==> flow/design.v <==
module Core (clk, addr_to_sram, read_data_sram, write_data, write_enable, sram_req, rom_req, addr_rom, read_data_rom, sram_op_done, clr, reg_write_enable, reg_read_index_1, reg_read_index_2, reg_write_index, reg_write_data, reg_read_data_1, reg_read_data_2);
	input clk, clr, sram_op_done;  
	output reg[18:0] addr_to_sram;
	output reg[17:0] addr_rom;  
	input[7:0] read_data_sram, read_data_rom;  
	output reg write_enable, sram_req, rom_req;  
	output reg[7:0] write_data;  
	output reg reg_write_enable;
	output reg[3:0] reg_read_index_1, reg_read_index_2, reg_write_index;
	output reg[18:0] reg_write_data;
	input[18:0] reg_read_data_1, reg_read_data_2;
	parameter ADD = 5'b00000;
	parameter SUB = 5'b00001;
	parameter CMP = 5'b00010;
	parameter AND = 5'b00011;
	parameter OR = 5'b00100;
	parameter XOR = 5'b00101;
	parameter MOV = 5'b00110;
	parameter BLT = 5'b00111;
	parameter BLTE = 5'b01000;
	parameter LOAD = 5'b01001;
	parameter STORE = 5'b01010;
	parameter JR = 5'b01011;
	parameter BE = 5'b01100;
	parameter BNE = 5'b01101;
	parameter SHIFTLI = 5'b01110;
	parameter SHIFTRI = 5'b01111;
	parameter INC = 5'b11111;
	parameter ADDI = 5'b10000;
	parameter SUBI = 5'b10001;
	parameter CMPI = 5'b10010;
	parameter ANDI = 5'b10011;
	parameter ORI = 5'b10100;
	parameter XORI = 5'b10101;
	parameter MOVI = 5'b10110;
	parameter LOADI = 5'b10111;
	parameter STOREI = 5'b11000;
	parameter JA = 5'b11001;
	parameter BEI = 5'b11010;
	parameter BNEI = 5'b11011;
	parameter BLTI = 5'b11100;
	parameter BLTEI = 5'b11101;
	parameter JS = 5'b11110;	
	parameter FETCH1 = 0;
	parameter DECODE1 = 1;
	parameter FETCH2 = 2;
	parameter DECODE2 = 3;
	parameter FETCH3 = 15;
	parameter DECODE3 = 16;
	parameter FETCH4 = 17;
	parameter DECODE4 = 18;
	parameter OPERATION = 4;
	parameter BRANCH = 5;
	parameter LOADSTATE = 6;
	parameter STORESTATE = 7;
	parameter I_OPERATION = 8;
	parameter I_BRANCH = 9;
	parameter I_LOAD = 10;
	parameter I_STORE = 11;
	parameter I_STORE2 = 19;
	parameter LOADSTATE2 = 12;
	parameter I_LOAD2 = 13;
	parameter STORESTATE2 = 14;
	reg[4:0] state; 
	reg[17:0] PC; 
	reg neg_flag; 
	reg zero_flag; 
	reg[4:0] OPCODE; 
	reg[19:0] immd; 
	reg load_sram; 
	always @ (*) begin
		addr_rom = 19'd0;
		sram_req = 1'b0;
		write_enable = 0;
		reg_write_data = 0;
		write_data = 0;
		reg_write_enable = 0;
		rom_req = 0;
		addr_to_sram = 0;
			if(state == FETCH1) begin
				rom_req = 1'b1;
				addr_rom = PC;
			end
			else if(state == DECODE1) begin
			end
			else if(state == FETCH2) begin
				rom_req = 1;
				addr_rom = PC;
			end
			else if(state == DECODE2) begin
			end
			if(state == FETCH3) begin
				rom_req = 1;
				addr_rom = PC;
			end
			else if(state == DECODE3) begin
			end
			else if(state == FETCH4) begin
				rom_req = 1;
				addr_rom = PC;
			end
			else if(state == DECODE4) begin
			end
			else if(state == OPERATION) begin
				reg_write_enable = 1'b1;
				case(OPCODE)
					ADD: begin
							reg_write_data = reg_read_data_1 + reg_read_data_2;
					end
					SUB: begin
							reg_write_data = reg_read_data_1 - reg_read_data_2;
					end
					CMP: begin
							reg_write_data = reg_read_data_1 - reg_read_data_2;
					end
					AND: begin
							reg_write_data = reg_read_data_1 & reg_read_data_2;
					end
					OR: begin
							reg_write_data = reg_read_data_1 | reg_read_data_2;
					end
					XOR: begin
							reg_write_data = reg_read_data_1 ^ reg_read_data_2;
					end
					MOV: begin
							reg_write_data = reg_read_data_2;
					end
					SHIFTLI: begin
							reg_write_data = reg_read_data_1 << reg_read_index_2;
					end
					SHIFTRI: begin
							reg_write_data = reg_read_data_1 >> reg_read_index_2;
					end
					INC: begin
							reg_write_data = reg_read_data_1 + 1'b1;
					end
				endcase
				if(OPCODE == CMP) begin
					reg_write_enable = 1'b0;
				end
			end
			else if(state == I_BRANCH) begin
				if(OPCODE == JS) begin
						reg_write_data = PC;  
						reg_write_enable = 1;
				end
			end
			else if(state == LOADSTATE) begin
				if(reg_read_data_2 <= 20'hF)
					sram_req = 1'b1;
				else
					rom_req = 1;
				addr_to_sram = {reg_read_data_2};  
				addr_rom = {reg_read_data_2};
			end
			else if(state == LOADSTATE2) begin
				reg_write_data = load_sram ? read_data_sram : read_data_rom;  
				reg_write_enable = 1;
			end
			else if(state == I_LOAD) begin
				if(immd <= 20'hF)
					sram_req = 1'b1;
				else
					rom_req = 1;
				addr_to_sram = {immd};
				addr_rom = {immd};
			end
			else if(state == I_LOAD2) begin
				reg_write_data = load_sram ? read_data_sram : read_data_rom;  
				reg_write_enable = 1;
			end
			else if(state == STORESTATE) begin
				sram_req = 1'b1;
				write_enable = 1;
				addr_to_sram = {reg_read_data_2};
				write_data = reg_read_data_1[7:0];
			end 
			else if(state == I_STORE) begin
				sram_req = 1'b1;
				addr_to_sram = {immd};
				write_data = reg_read_data_1[7:0];
				write_enable = 1;
			end
			else if(state == I_OPERATION) begin
				reg_write_enable = 1'b1;
				case(OPCODE)
					ADDI: begin
							reg_write_data = reg_read_data_1 + immd;
					end
					SUBI:begin
							reg_write_data = reg_read_data_1 - immd;
					end
					CMPI: begin
							reg_write_data = reg_read_data_1 - immd;
					end
					ANDI: begin
							reg_write_data = reg_read_data_1 & immd;
					end
					ORI: begin
							reg_write_data = reg_read_data_1 | immd;
					end
					XORI: begin
							reg_write_data = reg_read_data_1 ^ immd;
					end
					MOVI: begin
							reg_write_data = immd;
					end
				endcase
				if(OPCODE == CMPI) begin
					reg_write_enable = 1'b0;
				end
			end
	end
	always @ (posedge clk or negedge clr) begin
			if(~clr) begin
				state <= FETCH1;
				PC <= 0;
			end
			else if(state == FETCH1) begin
				state <= DECODE1;
				PC <= PC + 1'b1;
			end
			else if(state == DECODE1) begin
				OPCODE <= read_data_rom[7:3];
				state <= FETCH2;
			end
			else if(state == FETCH2) begin
				state <= DECODE2;
				PC <= PC + 1'b1;
			end
			else if(state == DECODE2) begin
					reg_read_index_1 <= read_data_rom[7:4];	
					reg_read_index_2 <= read_data_rom[3:0];
					reg_write_index <= read_data_rom[7:4];
					immd[19:16] <= read_data_rom[3:0];
					if(OPCODE == INC || OPCODE <= MOV || OPCODE == SHIFTLI || OPCODE == SHIFTRI) begin
						state <= OPERATION;
					end
					else if(OPCODE[4] == 1'b1) begin
						state <= FETCH3;
					end
					else if(OPCODE == LOAD) begin
						state <= LOADSTATE;
					end
					else if(OPCODE == STORE) begin
						state <= STORESTATE;
					end
					else begin
						state <= BRANCH;
					end
			end
			else if(state == FETCH3) begin
				state <= DECODE3;
				PC <= PC + 1'b1;
			end
			else if(state == DECODE3) begin
				state <= FETCH4;
				immd[15:8] <= read_data_rom;
			end
			else if(state == FETCH4) begin
				state <= DECODE4;
				PC <= PC + 1'b1;
			end
			else if(state == DECODE4) begin
				immd[7:0] <= read_data_rom;
				if(OPCODE <= MOVI) 
					state <= I_OPERATION;
				else if(OPCODE == LOADI)
					state <= I_LOAD;
				else if(OPCODE == STOREI)
					state <= I_STORE;
				else begin
					if(OPCODE == JS) 
						reg_write_index <= 4'd3;
					state <= I_BRANCH;
				end
			end
			else if(state == OPERATION || state == I_OPERATION) begin
				if(reg_write_data == 0) begin
					zero_flag <= 1; 
				end
				else begin
					zero_flag <= 0;
				end
				if(reg_write_data[18] == 1'b1) begin
					neg_flag <= 1;
				end
				else begin
					neg_flag <= 0;
				end
				state <= FETCH1;
			end
			else if(state == BRANCH) begin
				case(OPCODE)
					BLT: begin
						if(neg_flag) 
							PC <= reg_read_data_1;
					end
					BLTE: begin
						if(neg_flag || zero_flag) 
							PC <= reg_read_data_1;
					end
					JR: begin
						PC <= reg_read_data_1;
					end
					BE: begin
						if(zero_flag)
							PC <= reg_read_data_1;
					end
					BNE: begin
						if(!zero_flag) 
							PC <= reg_read_data_1;
					end
				endcase
				state <= FETCH1;
			end 
			else if(state == I_BRANCH) begin
				case(OPCODE)
					BLTI: begin
						if(neg_flag) 
							PC <= immd;
					end
					BLTEI: begin
						if(neg_flag || zero_flag) 
							PC <= immd;
					end
					JA: begin
						PC <= immd;
					end
					JS: begin
						PC <= immd;
					end
					BEI: begin
						if(zero_flag)
							PC <= immd;
					end
					BNEI: begin
						if(!zero_flag) 
							PC <= immd;
					end
				endcase
				state <= FETCH1;
			end
			else if(state == STORESTATE) begin
				state <= STORESTATE2;
			end
			else if(state == STORESTATE2) begin
				if(sram_op_done)
					state <= FETCH1;
				else
					state <= STORESTATE;
			end
			else if(state == I_STORE) begin
				state <= I_STORE2;
			end
			else if(state == I_STORE2) begin
				if(sram_op_done)
					state <= FETCH1;
				else
					state <= I_STORE;
			end
			else if(state == LOADSTATE) begin
				if(reg_read_data_2 <= 20'hF)
					load_sram <= 1'b1;
				else 
					load_sram <= 1'b0;
				state <= LOADSTATE2;
			end
			else if(state == LOADSTATE2) begin
				if((sram_op_done && load_sram) || ~load_sram)
					state <= FETCH1;
				else 
					state <= LOADSTATE;
			end
			else if(state == I_LOAD) begin
				if(immd <= 20'hF)
					load_sram <= 1'b1;
				else
					load_sram <= 1'b0;
				state <= I_LOAD2;
			end
			else if(state == I_LOAD2) begin
				if((sram_op_done && load_sram) || ~load_sram)
					state <= FETCH1;
				else
					state <= I_LOAD;
			end
	end
endmodule
module Register_File (clk,
					  we,
					  read_index_1,
					  read_index_2,
					  write_index,
					  write_data,
					  read_data_1,
					  read_data_2);
	input clk, we;
	input[3:0] read_index_1, read_index_2, write_index;
	input[18:0] write_data;
	output reg[18:0] read_data_1, read_data_2;
	reg [15:0] sp;
	reg [15:0] fp;
	reg [18:0] ra;
	reg [18:0] a0;
	reg [18:0] a1;
	reg [15:0] m0;
	reg [15:0] m1;
	reg [15:0] rv;
	reg [15:0] v0;
	reg [15:0] v1;
	reg [15:0] p0;
	reg [15:0] p1;
	reg [15:0] p2;
	reg [15:0] p3;
	reg [15:0] p4;
	always@(*) 
	begin
		case(read_index_1)
			0: read_data_1 = 0;
			1: read_data_1 = sp;
			2: read_data_1 = fp;
			3: read_data_1 = ra;
			4: read_data_1 = a0;
			5: read_data_1 = a1;
			6: read_data_1 = m0;
			7: read_data_1 = m1;
			8: read_data_1 = rv;
			9: read_data_1 = v0;
			10: read_data_1 = v1;
			11: read_data_1 = p0;
			12: read_data_1 = p1;
			13: read_data_1 = p2;
			14: read_data_1 = p3;
			15: read_data_1 = p4;
		endcase
	end
	always@(*) 
	begin
		case(read_index_2)
			0: read_data_2 = 0;
			1: read_data_2 = sp;
			2: read_data_2 = fp;
			3: read_data_2 = ra;
			4: read_data_2 = a0;
			5: read_data_2 = a1;
			6: read_data_2 = m0;
			7: read_data_2 = m1;
			8: read_data_2 = rv;
			9: read_data_2 = v0;
			10: read_data_2 = v1;
			11: read_data_2 = p0;
			12: read_data_2 = p1;
			13: read_data_2 = p2;
			14: read_data_2 = p3;
			15: read_data_2 = p4;
		endcase
	end
	always@(posedge clk)begin
		if(we) begin
			case(write_index)
				1: sp <= write_data;
				2: fp <= write_data;
				3: ra <= write_data;
				4: a0 <= write_data;
				5: a1 <= write_data;
				6: m0 <= write_data;
				7: m1 <= write_data;
				8: rv <= write_data;
				9: v0 <= write_data;
				10: v1 <= write_data;
				11: p0 <= write_data;
				12: p1 <= write_data;
				13: p2 <= write_data;
				14: p3 <= write_data;
				15: p4 <= write_data;
		endcase
	end
	end
endmodule
module core_top (
	input clk,
	input clr,
	output rom_req,
	output [17:0] rom_addr,
	input [7:0] rom_data,
	output sram_req,
	output sram_we,
	output [18:0] sram_addr,
	output [7:0] sram_wdata,
	input [7:0] sram_rdata,
	input sram_done
	);
	wire reg_write_enable;
	wire[3:0] reg_read_index_1, reg_read_index_2, reg_write_index;
	wire[18:0] reg_write_data, reg_read_data_1, reg_read_data_2;
	Core _Core(.clk(clk),
			   .addr_to_sram(sram_addr),
			   .read_data_sram(sram_rdata),
			   .write_data(sram_wdata),
			   .write_enable(sram_we),
			   .sram_req(sram_req),
			   .rom_req(rom_req),
			   .addr_rom(rom_addr),
			   .read_data_rom(rom_data),
			   .sram_op_done(sram_done),
			   .clr(clr),
			   .reg_write_enable(reg_write_enable),
			   .reg_read_index_1(reg_read_index_1),
			   .reg_read_index_2(reg_read_index_2),
			   .reg_write_index(reg_write_index),
			   .reg_write_data(reg_write_data),
			   .reg_read_data_1(reg_read_data_1),
			   .reg_read_data_2(reg_read_data_2));
	Register_File _RegisterFile(.clk(clk),
							    .we(reg_write_enable),
							    .read_index_1(reg_read_index_1),
							    .read_index_2(reg_read_index_2),
							    .write_index(reg_write_index),
							    .write_data(reg_write_data),
							    .read_data_1(reg_read_data_1),
							    .read_data_2(reg_read_data_2));
endmodule
From RTL to reports: core_top
Tool output for the design above, in the order of the flow.
Line numbers count from 1 in the design file above.
Library cell names are shortened.
{ "design": {"top": "core_top", "clock": "clk", "cell_library": "sky130hd", "pvt_corner": "tt_025C_1v80"} }

Elaborated design
Counts by Yosys on the flattened word-level netlist (proc, flatten, opt, wreduce; memories kept). Register bits leave out memories and registers merged into their read ports (data or address). Print and check cells are left out. Cells with the same type and inputs are merged into one.
{ "word_totals": {"regBits": 308, "out_inout_bits": 48} }
{ "classes": {"add_sub_neg": 6, "compare": 4, "equal": 116, "n_shift": 2, "mux": 173, "logic": 22, "reduce_and_logical": 44} }
{ "op_table": {"columns": ["cell", "count"], "rows": [
  ["19-bit case mux with 16-bit select", 2],
  ["18-bit 2-to-1 mux", 32],
  ["19-bit 2-to-1 mux", 25],
  ["18-bit case mux with 5-bit select", 2],
  ["19-bit case mux with 9-bit select", 1],
  ["5-bit 2-to-1 mux", 24],
  ["19-bit case mux with 6-bit select", 1],
  ["8-bit 2-to-1 mux", 13],
  ["5-bit == test with constant B", 20],
  ["4-bit == test with constant B", 24],
  ["5-bit by 4-bit == test with 1-bit output with constant B", 16],
  ["1-bit 2-to-1 mux", 58],
  ["4-bit by 3-bit == test with 1-bit output with constant B", 12],
  ["4-bit 2-to-1 mux", 11],
  ["5-bit by 3-bit == test with 1-bit output with constant B", 8],
  ["19-bit adder", 2],
  ["19-bit subtractor", 2],
  ["19-bit AND", 2],
  ["19-bit OR", 2],
  ["19-bit XOR", 2],
  ["2-bit AND reduction", 15],
  ["4-bit by 2-bit == test with 1-bit output with constant B", 6],
  ["7-bit by 1-bit != test with 1-bit output with constant B", 3],
  ["20-bit by 4-bit less-or-equal comparator with 1-bit output with constant B", 1],
  ["5-bit by 2-bit == test with 1-bit output with constant B", 4],
  ["19-bit by 1-bit adder with 19-bit output with constant B", 1],
  ["19-bit by 4-bit less-or-equal comparator with 1-bit output with constant B", 1],
  ["19-bit by 4-bit left shift with 19-bit output", 1]
]} }
Other operator kinds: 37; their cells: 76.

Longest topological paths
Depth = most cells in a row (Yosys ltp): at word level without a register or memory, in the mapped netlist without a sequential cell, where the memories' decode and read muxes count.
{ "depth": {"word_depth": 22, "ABC_AREA": 0, "ltp_mapped": 29} }

Mapped cells and area
Yosys stat after the flow's synthesis: flattened, memories mapped to cells. It holds for the ABC_AREA given above (unset counts as 0); a run with the other value may have another netlist.
The area totals of this step are shown rounded.
{ "mapped": {"mapped_cells": 2659, "mapped_area_mm2": 0.025, "sequential_area_mm2": 0.0095, "ff_cells": 323} }
{ "by_type": {"columns": ["cell", "count", "area_total_um2"], "rows": [
  ["edfxtp_1", 285, 8.56E+03],
  ["ha_1", 117, 1.46E+03],
  ["a21oi_1", 209, 1.05E+03],
  ["dfrtp_1", 37, 925.888],
  ["o21ai_0", 170, 850.816],
  ["mux2i_1", 80, 800.768],
  ["nand2_1", 198, 743.213],
  ["nor2_1", 185, 694.416],
  ["clkbuf_1", 133, 499.229],
  ["xnor2_1", 51, 446.678],
  ["nand3_1", 89, 445.427],
  ["a221oi_1", 50, 437.92],
  ["a22oi_1", 58, 435.418],
  ["mux2_2", 31, 349.085],
  ["inv_1", 89, 334.07],
  ["nand3b_1", 40, 300.288],
  ["a31oi_1", 46, 287.776],
  ["a22o_1", 31, 271.51]
]} }
Other cell types: 78; their cells: 760.
By module: a second synthesis without flattening, with its own total; a netlist apart from the flattened one above.
{ "unflattened": {"hier_cells": 2515, "hier_area_mm2": 0.024} }
Each row is one instance without its submodules.
{ "modules": {"columns": ["module", "n_inst", "cells", "area_mm2"], "rows": [
  ["Core", 1, 1640, 0.012],
  ["Register_File", 1, 875, 0.012],
  ["core_top", 1, 0, 0]
]} }

Path before layout
OpenSTA on the mapped netlist: ideal clock, no wires. The path of least setup slack (recovery checks aside). Input and output delay are each 20% of the period. Register names are those of the netlist, which keeps one name where synthesis merged equal registers.
{ "synth_timing": {"path_type": "reg2reg", "from": "register (name not given)", "to": "register _Core.zero_flag", "tclk_ns": 9.0, "setup_ns": 0.170, "launch_ns": 0.000, "arrival_ns": 6.709, "required_ns": 8.830, "path_slack_ns": 2.120, "path_delay_ns": 6.879, "driving_pins": 28, "synth_period_reached_ns": 6.88} }
"path_delay_ns" = arrival - input delay + setup time.
"driving_pins": output pins that drive a net of the path, with the launching flip-flop's if there is one; two outputs of one cell count as two.
"synth_period_reached_ns" is the clock period less the worst setup slack; recovery checks do not enter. This is arithmetic on one report: input and output delays are still those of the set period (20% each).
{ "synth_via": {"cell_sequence": "edfxtp_1 > buf_2 > buf_2 > buf_2 > buf_2 > buf_2 > mux2_2 > a32o_1 > a221oi_1 > o221ai_1 > or3_1 > nor2_1 > and4_1 > nor2_1 > xnor2_1 > nor2_1 > ha_1 > and3_1 > o21a_1 > a2111oi_0 > o31ai_1 > xor2_1 > a221oi_1 > a21oi_2 > or4_1 > or4_1 > or4_1 > nor4_2", "cone_cells": 46} }
{ "synth_rtl": {"columns": ["element", "line", "rtl"], "rows": [
  ["end: assignment", 280, "zero_flag <= 1;"],
  ["end: assignment", 283, "zero_flag <= 0;"],
  ["end: declaration", 67, "reg zero_flag;"]
]} }
No chain of elaborated cells between the ends is given.
Some nets on the timed path still bear RTL names; the line given drives or declares the net.
{ "synth_named_nets": {"columns": ["signal", "line", "rtl"], "rows": [
  ["_Core.reg_write_data[12]", 92, "if(state == FETCH3) begin"]
]} }

Worst path after layout
From the final timing report of flow run A: the path of least setup slack in the routed layout; clock arrival at registers is part of the times.
{ "layout_timing": {"path_type": "reg2reg", "from": "register (name not given)", "to": "register _Core.zero_flag", "tclk_ns": 5.36, "setup_ns": 0.17, "launch_ns": 0.59, "arrival_ns": 6.64, "required_ns": 5.83, "path_slack_ns": -0.81, "driving_pins": 29} }
{ "layout_via": {"cell_sequence": "edfxtp_1 > buf_6 > buf_12 > buf_6 > buf_8 > nor2b_4 > a22o_1 > a22oi_2 > o221ai_4 > buf_6 > or3_4 > nor2_4 > and4_4 > nor2_2 > xnor2_1 > nor2_1 > ha_1 > and3_4 > o21a_1 > a2111oi_4 > o31ai_2 > xor2_1 > a221oi_2 > buf_4 > a21oi_4 > or4_1 > or4_1 > or4_1 > nor4_2", "cone_cells": 46} }
{ "layout_rtl": {"columns": ["element", "line", "rtl"], "rows": [
  ["end: assignment", 280, "zero_flag <= 1;"],
  ["end: assignment", 283, "zero_flag <= 0;"],
  ["end: declaration", 67, "reg zero_flag;"]
]} }
No chain of elaborated cells between the ends is given.
Some nets on the timed path still bear RTL names; the line given drives or declares the net.
{ "layout_named_nets": {"columns": ["signal", "line", "rtl"], "rows": [
  ["_Core.reg_write_data[12]", 92, "if(state == FETCH3) begin"]
]} }

Ticket comment

Design core_top on sky130hd. What follows are 6 stored runs of the flow, each under its own settings; their order means nothing. The constraints put input and output delay at 20% of the set period each and load the outputs with 0.01 pF.
"period_less_ws_ns": clock period set for the run, less the worst setup slack. It is reckoned from that one timing run; input and output delays stay at 20% of the period that was set.
"worstPathTime_ns" means the part of the period allowed to the worst setup path (the constraints hold back 20% at inputs and 20% at outputs) less its slack; where the path has registers, the arrival times of their clocks count too.
"power_w" is the tool's figure for a default switching activity; nothing was simulated.
The measured numbers are rounded.
[
  {
    "run": "flow run A",
    "settings": { "CORE_UTILIZATION": 40, "PLACE_DENSITY": 0.6, "period_ns": 5.36, "CAP_MARGIN": 20, "CORE_MARGIN": 2, "SLEW_MARGIN": 20 },
    "results": { "finish.utilization_pct": 55, "holdWs_ns": 0.44, "period_less_ws_ns": 6.169, "worstPathTime_ns": 6.17, "critical_path_type": "reg2reg", "final_cell_area_mm2": 0.034, "ys_area_mm2": 0.025, "power_w": 0.0085, "worst_setup_slack_ns": -0.81, "fin_tns_ns": -4.2, "final_die_area_mm2": 0.064 }
  },
  {
    "run": "flow run B",
    "settings": { "ABC_AREA": 1, "CORE_ASPECT_RATIO": 0.53, "CTS_CLUSTER_SIZE": 67, "GPL_TIMING_DRIVEN": 0, "HOLD_SLACK_MARGIN": 0.15, "MIN_ROUTING_LAYER": "met2", "PLACE_DENSITY_LB_ADDON": 0.25, "SLEW_MARGIN": 5, "TNS_END_PERCENT": 30, "period_ns": 15.2, "CAP_MARGIN": 20, "CORE_MARGIN": 2, "CORE_UTILIZATION": 40 },
    "outcome": "stopped before the end: routing reported GRT-0116"
  },
  {
    "run": "flow run C",
    "settings": { "CORE_UTILIZATION": 40, "PLACE_DENSITY": 0.6, "SETUP_SLACK_MARGIN": 0.09, "period_ns": 8.57, "CAP_MARGIN": 20, "CORE_MARGIN": 2, "SLEW_MARGIN": 20 },
    "results": { "finish.utilization_pct": 46, "holdWs_ns": 0.42, "period_less_ws_ns": 8.097, "worstPathTime_ns": 8.10, "critical_path_type": "reg2reg", "final_cell_area_mm2": 0.028, "ys_area_mm2": 0.025, "power_w": 0.0049, "worst_setup_slack_ns": 0.47, "fin_tns_ns": 0.000, "final_die_area_mm2": 0.064 }
  },
  {
    "run": "flow run D",
    "settings": { "CELL_PAD_IN_SITES_DETAIL_PLACEMENT": 1, "CORE_UTILIZATION": 40, "CTS_CLUSTER_DIAMETER": 154, "HOLD_SLACK_MARGIN": 0.24, "PLACE_DENSITY": 0.6, "period_ns": 9.0, "CAP_MARGIN": 20, "CORE_MARGIN": 2, "SLEW_MARGIN": 20 },
    "results": { "finish.utilization_pct": 46, "holdWs_ns": 0.45, "period_less_ws_ns": 8.295, "worstPathTime_ns": 8.30, "critical_path_type": "reg2reg", "final_cell_area_mm2": 0.028, "ys_area_mm2": 0.025, "power_w": 0.0048, "worst_setup_slack_ns": 0.70, "fin_tns_ns": 0.000, "final_die_area_mm2": 0.064 }
  },
  {
    "run": "flow run E",
    "settings": { "CORE_UTILIZATION": 40, "PLACE_DENSITY": 0.6, "period_ns": 9.0, "CAP_MARGIN": 20, "CORE_MARGIN": 2, "SLEW_MARGIN": 20 },
    "results": { "finish.utilization_pct": 45, "holdWs_ns": 0.43, "period_less_ws_ns": 8.331, "worstPathTime_ns": 8.33, "critical_path_type": "reg2reg", "final_cell_area_mm2": 0.028, "ys_area_mm2": 0.025, "power_w": 0.0046, "worst_setup_slack_ns": 0.67, "fin_tns_ns": 0.000, "final_die_area_mm2": 0.064 }
  },
  {
    "run": "flow run F",
    "settings": { "CORE_UTILIZATION": 44, "CTS_CLUSTER_DIAMETER": 194, "CTS_CLUSTER_SIZE": 58, "GPL_ROUTABILITY_DRIVEN": 1, "PLACE_DENSITY_LB_ADDON": 0.12, "period_ns": 4.94, "CAP_MARGIN": 20, "CORE_MARGIN": 2, "SLEW_MARGIN": 20 },
    "results": { "finish.utilization_pct": 59, "holdWs_ns": 0.46, "period_less_ws_ns": 6.363, "worstPathTime_ns": 6.36, "critical_path_type": "reg2reg", "final_cell_area_mm2": 0.033, "ys_area_mm2": 0.025, "power_w": 0.0074, "worst_setup_slack_ns": -1.4, "fin_tns_ns": -64, "final_die_area_mm2": 0.058 }
  }
]
